==> flow/design.v <==
module URP_PCIE_CRC32_GEN
#(
    parameter   DATA_WIDTH              = 224,
    parameter   CRC_WIDTH               = 32
)
(
    input   wire    [DATA_WIDTH-1:0]    data_i,
    output  logic   [CRC_WIDTH-1:0]     checksum_o
);
    logic           [DATA_WIDTH-1:0]    dividend;
    logic           [CRC_WIDTH-1:0]     crc_temp;
    always_comb begin
        dividend                            = data_i;
        crc_temp                            = 32'h00000000;
        for (int unsigned i = 0; i < DATA_WIDTH; i = i + 1) begin
            if (crc_temp[CRC_WIDTH-1] != dividend[DATA_WIDTH-1]) begin
                crc_temp                        = (crc_temp << 1) ^ 32'h814141AB;
            end 
            else begin
                crc_temp                        = crc_temp << 1;
            end
            dividend                            = dividend << 1;
        end
    end
    assign  checksum_o                  = crc_temp;   
endmodule
module URP_PCIE_RX_DATA_LINK_LAYER (
    input   logic                   clk,
    input   logic                   rst_n,
    input   logic   [267:0]         tlp_data_i,  
    input   logic                   tlp_data_valid_i,  
    output  logic                   tlp_data_ready_o,  
    output  logic   [31:0]          dllp_o,  
    output  logic                   dllp_valid_o,  
    input   logic                   dllp_read_i,  
    output  logic   [223:0]         tlp_data_o,  
    output  logic                   tlp_data_valid_o,  
    input   logic                   tlp_data_ready_i  
);
    logic [31:0]                lcrc_computed;       
    logic [31:0]                lcrc_received;       
    logic                       lcrc_valid;          
    logic [11:0]                sequence_number;     
    logic [11:0]                sequence_expected;   
    logic                       nak_scheduled_flag; 
    logic                       ack_scheduled_flag;
    logic [31:0]                dllp_data_gen;       
    logic lcrc_valid_o;
    logic [267:0] tlp_data_with_crc;
    logic [235:0] tlp_data_no_crc;
    logic [223:0] tlp_data_reg;
    logic valid;
    URP_PCIE_CRC32_GEN #(
        .DATA_WIDTH(236),   
        .CRC_WIDTH(32)      
    ) lcrc_gen (
        .data_i(tlp_data_i[267:32]),  
        .checksum_o(lcrc_computed)                     
    );
    always_comb begin
        lcrc_valid = 1'b1;
        lcrc_received = tlp_data_i[31:0];   
        if (lcrc_computed == lcrc_received) begin
            lcrc_valid = 1'b1;  
        end else begin
            lcrc_valid = 1'b0;
        end
    end
    always_ff @(posedge clk or negedge rst_n) begin
        if (!rst_n) begin
            sequence_expected <= 12'b0;   
            ack_scheduled_flag <= 1'b0;  
            nak_scheduled_flag <= 1'b0;  
            tlp_data_reg <= 223'b0;
            valid <= 1'b0;
            sequence_number <= 12'b0;
        end else if ( tlp_data_valid_i == lcrc_valid ) begin
            sequence_number = tlp_data_i[267:256];  
            if (sequence_number > sequence_expected) begin
                nak_scheduled_flag <= 1'b1;   
                ack_scheduled_flag <= 1'b0;   
                valid <= 1'b0;
            end else if (sequence_number < sequence_expected) begin
                nak_scheduled_flag <= 1'b0;   
                ack_scheduled_flag <= 1'b1;   
                valid <= 1'b1;
            end else if(sequence_number == sequence_expected) begin  
                tlp_data_reg <= tlp_data_i[255:32];
                valid <= 1'b1;
                sequence_expected <= sequence_expected + 1;  
            end
        end
    end
    always_ff @(posedge clk or negedge rst_n) begin
        if (!rst_n) begin
            dllp_data_gen <= 32'd0;
            dllp_valid_o <= 1'b0;
        end else if (tlp_data_valid_i && lcrc_valid) begin
            if (ack_scheduled_flag) begin  
                dllp_data_gen <= {20'b0,sequence_expected-1};  
                dllp_valid_o <= 1'b1;  
            end else if (nak_scheduled_flag) begin  
                dllp_data_gen <= {3'b0, 1'b1, 16'b0, sequence_expected};  
                dllp_valid_o <= 1'b1;  
            end else begin  
                dllp_valid_o <= 1'b0;  
            end
        end
    end
    assign tlp_data_o = tlp_data_reg;   
    assign tlp_data_valid_o = tlp_data_valid_i && lcrc_valid && valid;  
    assign tlp_data_ready_o = tlp_data_ready_i;  
    assign dllp_o = dllp_data_gen;
endmodule
Appendix: tool output

### Reports on URP_PCIE_RX_DATA_LINK_LAYER

Module URP_PCIE_RX_DATA_LINK_LAYER before and after one edit of its RTL, step after step.
"before" refers to lines of the RTL above, "after" to lines of the edited file.
"difference" is "after" less "before", of the values as shown; "relative change" is that difference over "before", in percent.
Operators: Yosys type, input widths -> output width; for muxes data width and select width s.
Cell names lack the library's common part.
Not given: n/a

| set-up | value |
|---|---|
| top module | URP_PCIE_RX_DATA_LINK_LAYER |
| clock port | clk |
| library | sky130hd |
| timing corner | tt_025C_1v80 |

### Edit of the RTL

Unified diff, file above to edited file.
This change comes from a script, not from a designer; no optimisation was intended.

```diff
@@ -85,5 +85,5 @@
                 ack_scheduled_flag <= 1'b1;   
                 valid <= 1'b1;
-            end else if(sequence_number == sequence_expected) begin  
+            end else begin  
                 tlp_data_reg <= tlp_data_i[255:32];
                 valid <= 1'b1;
```

### After elaboration

Yosys after proc, flatten, opt, wreduce and memory -nomap, before mapping. Memory bits, and registers merged into a memory's read port (data or address), are not among the register bits. Print and check cells are not counted. Equal cells are merged and count once.

Bit counts:

| element | before | after | difference | relative change (%) |
|---|---|---|---|---|
| flip-flop bits (word level) | 272 | 272 | 0 | 0.00 |
| input port bits | 273 | 273 | 0 | 0.00 |
| word-level cells | 743 | 738 | -5 | -0.67 |

Cells by class:

| element | before | after | difference | relative change (%) |
|---|---|---|---|---|
| add/subtract/negate cells | 2 | 2 | 0 | 0.00 |
| order comparisons | 2 | 2 | 0 | 0.00 |
| equality and inequality tests | 238 | 237 | -1 | -0.42 |
| multiplexer cells | 248 | 246 | -2 | -0.81 |
| bitwise operators | 237 | 237 | 0 | 0.00 |
| reductions and logical operators | 9 | 7 | -2 | -22.22 |

Operators by type and width:

| kind | before | after | difference | relative change (%) |
|---|---|---|---|---|
| $mux 1 | 10 | 8 | -2 | -20.00 |
| $reduce_and 2->1 | 3 | 2 | -1 | -33.33 |
| $eq 12x12->1 | 1 | 0 | -1 | -100.00 |
| $reduce_and 4->1 | 1 | 0 | -1 | -100.00 |
| $reduce_bool 3->1 | 1 | 0 | -1 | -100.00 |
| $reduce_and 3->1 | 0 | 1 | +1 | n/a |
| $mux 32 | 238 | 238 | 0 | 0.00 |
| $ne 1x1->1 | 235 | 235 | 0 | 0.00 |
| $not 11->11 | 235 | 235 | 0 | 0.00 |
| $logic_and 1x1->1 | 2 | 2 | 0 | 0.00 |
| $not 1->1 | 2 | 2 | 0 | 0.00 |
| $reduce_bool 2->1 | 2 | 2 | 0 | 0.00 |
| $add 12x1->12 const B | 1 | 1 | 0 | 0.00 |
| $eq 1x1->1 | 1 | 1 | 0 | 0.00 |
| $eq 32x32->1 | 1 | 1 | 0 | 0.00 |
| $gt 12x12->1 | 1 | 1 | 0 | 0.00 |
| $lt 12x12->1 | 1 | 1 | 0 | 0.00 |
| $sub 12x1->13 const B | 1 | 1 | 0 | 0.00 |

### Depth

Longest topological path by Yosys (ltp), each cell counted once; first at word level (registers and memories cut), then after technology mapping (sequential cells cut; the memories' decode and read muxes count).

Depth:

| element | before | after | difference | relative change (%) |
|---|---|---|---|---|
| depth in word-level cells | 475 | 475 | 0 | 0.00 |
| ABC_AREA | 0 | 0 | n/a | n/a |
| depth in mapped cells | 47 | 48 | +1 | +2.13 |

### Synthesis result

Yosys stat after the flow's synthesis: flattened, memories mapped to cells. It holds for the ABC_AREA given above (unset counts as 0); a run with the other value may have another netlist.

Cell types:

| type | before | after | difference | relative change (%) |
|---|---|---|---|---|
| xnor3_1 | 542 | 589 | +47 | +8.67 |
| xnor3_2 | 69 | 38 | -31 | -44.93 |
| xnor2_1 | 681 | 651 | -30 | -4.41 |
| xor3_1 | 74 | 92 | +18 | +24.32 |
| buf_4 | 24 | 33 | +9 | +37.50 |
| xnor2_4 | 17 | 8 | -9 | -52.94 |
| or3_1 | 1 | 10 | +9 | +900.00 |
| nor3_1 | 12 | 7 | -5 | -41.67 |
| and3_1 | 7 | 2 | -5 | -71.43 |
| nand2_1 | 700 | 696 | -4 | -0.57 |
| inv_1 | 20 | 16 | -4 | -20.00 |
| buf_2 | 11 | 7 | -4 | -36.36 |
| nand3_1 | 9 | 13 | +4 | +44.44 |
| nand2b_1 | 6 | 2 | -4 | -66.67 |
| xor2_4 | 2 | 6 | +4 | +200.00 |
| a21o_1 | 1 | 5 | +4 | +400.00 |
| clkbuf_1 | 55 | 52 | -3 | -5.45 |
| nor2b_1 | 5 | 2 | -3 | -60.00 |

The list need not be complete.

Synthesis totals:

| element | before | after | difference | relative change (%) |
|---|---|---|---|---|
| standard cells after synthesis | 2,949 | 2,940 | -9 | -0.31 |
| synthesis area (um2) | 36,596.3 | 36,921.7 | +325.4 | +0.89 |
| flip-flop cells | 254 | 254 | 0 | 0.00 |
| buffers | 94 | 98 | +4 | +4.26 |

The figures by module come from a second, unflattened synthesis with its own total; it is not the netlist above.

Second synthesis, totals:

| element | before | after | difference | relative change (%) |
|---|---|---|---|---|
| cell total of the unflattened synthesis | 2,507 | 2,507 | 0 | 0.00 |
| area (unflattened synthesis) (um2) | 36,856.6 | 36,985.5 | +128.9 | +0.35 |

Each row is one instance without its submodules.

Modules, before:

| module | times used | cells | area (um2) | sequential area (um2) |
|---|---|---|---|---|
| URP_PCIE_CRC32_GEN | 1 | 1,780 | 26,196.4 | 0.0 |
| URP_PCIE_RX_DATA_LINK_LAYER | 1 | 727 | 10,660.2 | 6,356.1 |

Modules, after:

| module | times used | cells | area (um2) | sequential area (um2) |
|---|---|---|---|---|
| URP_PCIE_CRC32_GEN | 1 | 1,780 | 26,196.4 | 0.0 |
| URP_PCIE_RX_DATA_LINK_LAYER | 1 | 727 | 10,789.1 | 6,356.1 |

### Worst setup path after synthesis

Path of least setup slack by OpenSTA after synthesis, without wires, with an ideal clock, recovery checks aside; 20% of the period is set as input and as output delay. Where synthesis merged equal registers, the netlist keeps one of their names.

Timing after synthesis:

| element | before | after | difference | relative change (%) |
|---|---|---|---|---|
| kind | in2out | in2out | n/a | n/a |
| start | input port tlp_data_i[265] | input port tlp_data_i[261] | n/a | n/a |
| end | output port tlp_data_valid_o | output port tlp_data_valid_o | n/a | n/a |
| clock period (ps) | 29,000 | 29,000 | 0 | 0.00 |
| external input delay (ps) | 5,800 | 5,800 | 0 | 0.00 |
| output delay (ps) | 5,800 | 5,800 | 0 | 0.00 |
| data arrival time (ps) | 20,680 | 19,649 | -1,031 | -4.99 |
| required time (ps) | 23,200 | 23,200 | 0 | 0.00 |
| slack (ps) | 2,520 | 3,551 | +1,031 | n/a |
| delay of the path (ps) | 14,880 | 13,849 | -1,031 | -6.93 |
| driving pins on the path | 39 | 37 | -2 | -5.13 |
| buffers on the path | 2 | 1 | -1 | -50.00 |
| synthesis period reached (ps) | 26,480 | 25,449 | -1,031 | -3.89 |

"delay of the path" = arrival - input delay + setup time.
At an output port there is no setup time.
"driving pins on the path": output pins that drive a net of the path, with the launching flip-flop's if there is one; two outputs of one cell count as two.
"synthesis period reached" is the clock period less the worst setup slack; recovery checks do not enter. This is arithmetic on one report: input and output delays are still those of the set period (20% each).
Between the ends stands the longest chain of elaborated cells between them, by number of cells; it is not shown to be the way that was timed. Of several equally long chains one is given.
Each line given opens the expression or statement behind the cell; cells for indexed reads and writes are added by Yosys, which also makes memories of some case tables.

| on the way, after synthesis, before | value |
|---|---|
| cells stage by stage | buf_6 xnor2_2 xnor3_2 xnor2_4 xor3_2 xnor3_2 xor2_2 xnor3_2 xnor3_2 xnor3_1 xnor3_2 xnor3_2 xnor3_1 xnor3_2 xnor3_2 xnor3_1 buf_4 xnor3_1 (+3 left out) xnor3_2 xnor3_1 xnor3_2 xnor3_2 xor3_4 xnor3_1 xnor3_1 xor3_2 xnor3_1 xor2_2 xor2_1 xnor3_2 xnor2_1 or4_1 a221o_1 a2111oi_2 ha_1 and2_1 |
| cells in the longest elaborated chain | 472 |

RTL lines, path after synthesis, before:

| element | RTL line | source |
|---|---|---|
| from (decl) | 30 | `input   logic   [267:0]         tlp_data_i,` |
| $ne 1x1->1 | 16 | `if (crc_temp[CRC_WIDTH-1] != dividend[DATA_WIDTH-1]) begin` |
| $mux 32 | 16 |  |
| $ne 1x1->1 | 16 |  |
| $mux 32 | 16 |  |
| $not 11->11 | n/a |  |
| $mux 32 | 16 |  |
| $ne 1x1->1 | 16 |  |
| (+457 left out) | n/a |  |
| $not 11->11 | n/a |  |
| $mux 32 | 16 |  |
| $ne 1x1->1 | 16 |  |
| $mux 32 | 16 |  |
| $eq 32x32->1 | 63 | `if (lcrc_computed == lcrc_received) begin` |
| $mux 1 | 63 |  |
| $logic_and 1x1->1 (2 in a row) | 111 | `assign tlp_data_valid_o = tlp_data_valid_i && lcrc_valid && valid;` |
| to (decl) | 37 | `output  logic                   tlp_data_valid_o,` |

| on the way, after synthesis, after | value |
|---|---|
| cells stage by stage | buf_4 xnor3_1 xnor3_2 xnor2_4 xnor3_1 xor3_1 xnor3_1 xnor2_1 xnor3_1 xor3_1 xor2_2 xor3_1 xnor3_1 xnor3_1 xor2_1 xnor3_1 xnor3_2 xnor2_1 xnor3_1 xnor3_1 xnor3_2 xnor3_1 xnor3_2 xor2_2 xnor2_1 xnor3_1 xnor3_1 xnor2_1 xnor3_1 xnor3_2 xnor2_1 or3_1 a221o_1 a2111oi_0 and3_1 ha_1 and2_1 |
| cells in the longest elaborated chain | 464 |

RTL lines, path after synthesis, after:

| element | RTL line | source |
|---|---|---|
| from (decl) | 30 | `input   logic   [267:0]         tlp_data_i,` |
| $ne 1x1->1 | 16 | `if (crc_temp[CRC_WIDTH-1] != dividend[DATA_WIDTH-1]) begin` |
| $mux 32 | 16 |  |
| $ne 1x1->1 | 16 |  |
| $mux 32 | 16 |  |
| $not 11->11 | n/a |  |
| $mux 32 | 16 |  |
| $ne 1x1->1 | 16 |  |
| (+449 left out) | n/a |  |
| $not 11->11 | n/a |  |
| $mux 32 | 16 |  |
| $ne 1x1->1 | 16 |  |
| $mux 32 | 16 |  |
| $eq 32x32->1 | 63 | `if (lcrc_computed == lcrc_received) begin` |
| $mux 1 | 63 |  |
| $logic_and 1x1->1 (2 in a row) | 111 | `assign tlp_data_valid_o = tlp_data_valid_i && lcrc_valid && valid;` |
| to (decl) | 37 | `output  logic                   tlp_data_valid_o,` |

### Worst path after layout

Path of least setup slack in the final report of each run of set A (OpenROAD, finished layout, wires in). Where an end is a register, its clock arrival counts in the times.
The report prints the path's times to 10 ps; the period is as set.

Timing post-layout:

| element | before | after | difference | relative change (%) |
|---|---|---|---|---|
| kind | in2out | in2out | n/a | n/a |
| start | input port tlp_data_i[255] | input port tlp_data_i[262] | n/a | n/a |
| end | output port tlp_data_valid_o | output port tlp_data_valid_o | n/a | n/a |
| clock period (ps) | 28,600 | 28,600 | 0 | 0.00 |
| external input delay (ps) | 5,720 | 5,720 | 0 | 0.00 |
| output delay (ps) | 5,720 | 5,720 | 0 | 0.00 |
| data arrival time (ps) | 22,370 | 22,410 | +40 | +0.18 |
| required time (ps) | 22,880 | 22,880 | 0 | 0.00 |
| slack (ps) | 510 | 470 | -40 | n/a |
| driving pins on the path | 47 | 45 | -2 | -4.26 |
| buffers on the path | 10 | 9 | -1 | -10.00 |

Between the ends stands the longest chain of elaborated cells between them, by number of cells; it is not shown to be the way that was timed. Of several equally long chains one is given.

| on the way, post-layout, before | value |
|---|---|
| cells stage by stage | clkdlybuf4s50_1 xnor2_1 xnor3_2 xnor3_1 xor3_2 xnor3_1 xnor3_1 xnor3_2 xnor3_1 xnor3_1 xor2_2 xor3_1 buf_4 xnor3_2 xnor3_1 xnor3_1 xnor3_1 xnor3_1 (+11 left out) xnor2_1 buf_4 xnor2_1 xnor3_1 xnor3_1 xor3_2 xnor3_1 xor2_2 xor2_1 xnor3_2 xnor2_1 or4_1 a221o_1 a2111oi_4 buf_4 ha_1 and2_1 clkdlybuf4s50_1 |
| cells in the longest elaborated chain | 452 |

RTL lines, path post-layout, before:

| element | RTL line | source |
|---|---|---|
| from (decl) | 30 | `input   logic   [267:0]         tlp_data_i,` |
| $ne 1x1->1 | 16 | `if (crc_temp[CRC_WIDTH-1] != dividend[DATA_WIDTH-1]) begin` |
| $mux 32 | 16 |  |
| $ne 1x1->1 | 16 |  |
| $mux 32 | 16 |  |
| $not 11->11 | n/a |  |
| $mux 32 | 16 |  |
| $ne 1x1->1 | 16 |  |
| (+437 left out) | n/a |  |
| $not 11->11 | n/a |  |
| $mux 32 | 16 |  |
| $ne 1x1->1 | 16 |  |
| $mux 32 | 16 |  |
| $eq 32x32->1 | 63 | `if (lcrc_computed == lcrc_received) begin` |
| $mux 1 | 63 |  |
| $logic_and 1x1->1 (2 in a row) | 111 | `assign tlp_data_valid_o = tlp_data_valid_i && lcrc_valid && valid;` |
| to (decl) | 37 | `output  logic                   tlp_data_valid_o,` |

| on the way, post-layout, after | value |
|---|---|
| cells stage by stage | clkdlybuf4s50_1 buf_4 xor2_4 xor2_4 xor2_4 xor3_2 xnor3_1 xnor2_1 xor3_1 xnor3_1 xor2_2 buf_4 xor3_1 xnor3_1 xnor2_1 buf_4 xnor3_1 xnor3_1 (+9 left out) xnor3_1 buf_4 xor2_2 xnor2_1 xnor3_1 xnor3_1 xnor2_1 xnor3_1 xnor3_2 xnor2_1 or3_1 a221o_1 a2111oi_0 buf_4 and3_1 ha_1 and2_1 clkdlybuf4s50_1 |
| cells in the longest elaborated chain | 466 |

RTL lines, path post-layout, after:

| element | RTL line | source |
|---|---|---|
| from (decl) | 30 | `input   logic   [267:0]         tlp_data_i,` |
| $ne 1x1->1 | 16 | `if (crc_temp[CRC_WIDTH-1] != dividend[DATA_WIDTH-1]) begin` |
| $mux 32 | 16 |  |
| $not 11->11 | n/a |  |
| $mux 32 | 16 |  |
| $ne 1x1->1 | 16 |  |
| $mux 32 | 16 |  |
| $not 11->11 | n/a |  |
| (+451 left out) | n/a |  |
| $not 11->11 | n/a |  |
| $mux 32 | 16 |  |
| $ne 1x1->1 | 16 |  |
| $mux 32 | 16 |  |
| $eq 32x32->1 | 63 | `if (lcrc_computed == lcrc_received) begin` |
| $mux 1 | 63 |  |
| $logic_and 1x1->1 (2 in a row) | 111 | `assign tlp_data_valid_o = tlp_data_valid_i && lcrc_valid && valid;` |
| to (decl) | 37 | `output  logic                   tlp_data_valid_o,` |

### Flow runs

Runs of the flow (Yosys, OpenROAD) on both versions; the two runs of a pair have the same settings. The constraints put input and output delay at 20% of the set period each and load the outputs with 0.01 pF.

| flow settings, set A | value |
|---|---|
| period_ns | 28.6 |
| CAP_MARGIN | 20 |
| CORE_MARGIN | 2 |
| CORE_UTILIZATION | 40 |
| SLEW_MARGIN | 20 |

Measured results, set A:

| element | before | after | difference | relative change (%) |
|---|---|---|---|---|
| cell area after synthesis (um2) | 36,596.3 | 36,921.7 | +325.4 | +0.89 |
| total die area (um2) | 93,926.9 | 94,750.1 | +823.2 | +0.88 |
| standard-cell area of the final layout (um2) | 48,878.1 | 49,005.8 | +127.7 | +0.26 |
| utilization after routing | 0.541 | 0.535 | -0.006 | n/a |
| worst setup slack after layout (ps) | 511 | 471 | -40 | n/a |
| total negative setup slack (ps) | 0 | 0 | 0 | n/a |
| smallest hold slack (ps) | 469 | 470 | +1 | n/a |
| reached clock period (ps) | 28,089 | 28,129 | +40 | +0.14 |

| flow settings, set B | value |
|---|---|
| ABC_AREA | 0 |
| CELL_PAD_IN_SITES_GLOBAL_PLACEMENT | 2 |
| CORE_ASPECT_RATIO | 0.58 |
| CORE_MARGIN | 4 |
| CORE_UTILIZATION | 26 |
| CTS_CLUSTER_DIAMETER | 36 |
| GPL_ROUTABILITY_DRIVEN | 1 |
| HOLD_SLACK_MARGIN | 0.12 |
| PLACE_DENSITY_LB_ADDON | 0.27 |
| SLEW_MARGIN | 0 |
| period_ns | 43.2 |
| CAP_MARGIN | 20 |

Measured results, set B:

| element | before | after | difference | relative change (%) |
|---|---|---|---|---|
| cell area after synthesis (um2) | 36,596.3 | 36,921.7 | +325.4 | +0.89 |
| total die area (um2) | 147,046.0 | 148,324.0 | +1,278.0 | +0.87 |
| standard-cell area of the final layout (um2) | 45,692.6 | 46,241.8 | +549.2 | +1.20 |
| utilization after routing | 0.328 | 0.331 | +0.003 | n/a |
| worst setup slack after layout (ps) | 5,348 | 6,101 | +753 | n/a |
| total negative setup slack (ps) | 0 | 0 | 0 | n/a |
| smallest hold slack (ps) | 468 | 470 | +2 | n/a |
| reached clock period (ps) | 37,852 | 37,099 | -753 | -1.99 |

"reached clock period" is the run's clock period less its worst setup slack. It is reckoned from that one timing run; input and output delays stay at 20% of the period that was set.
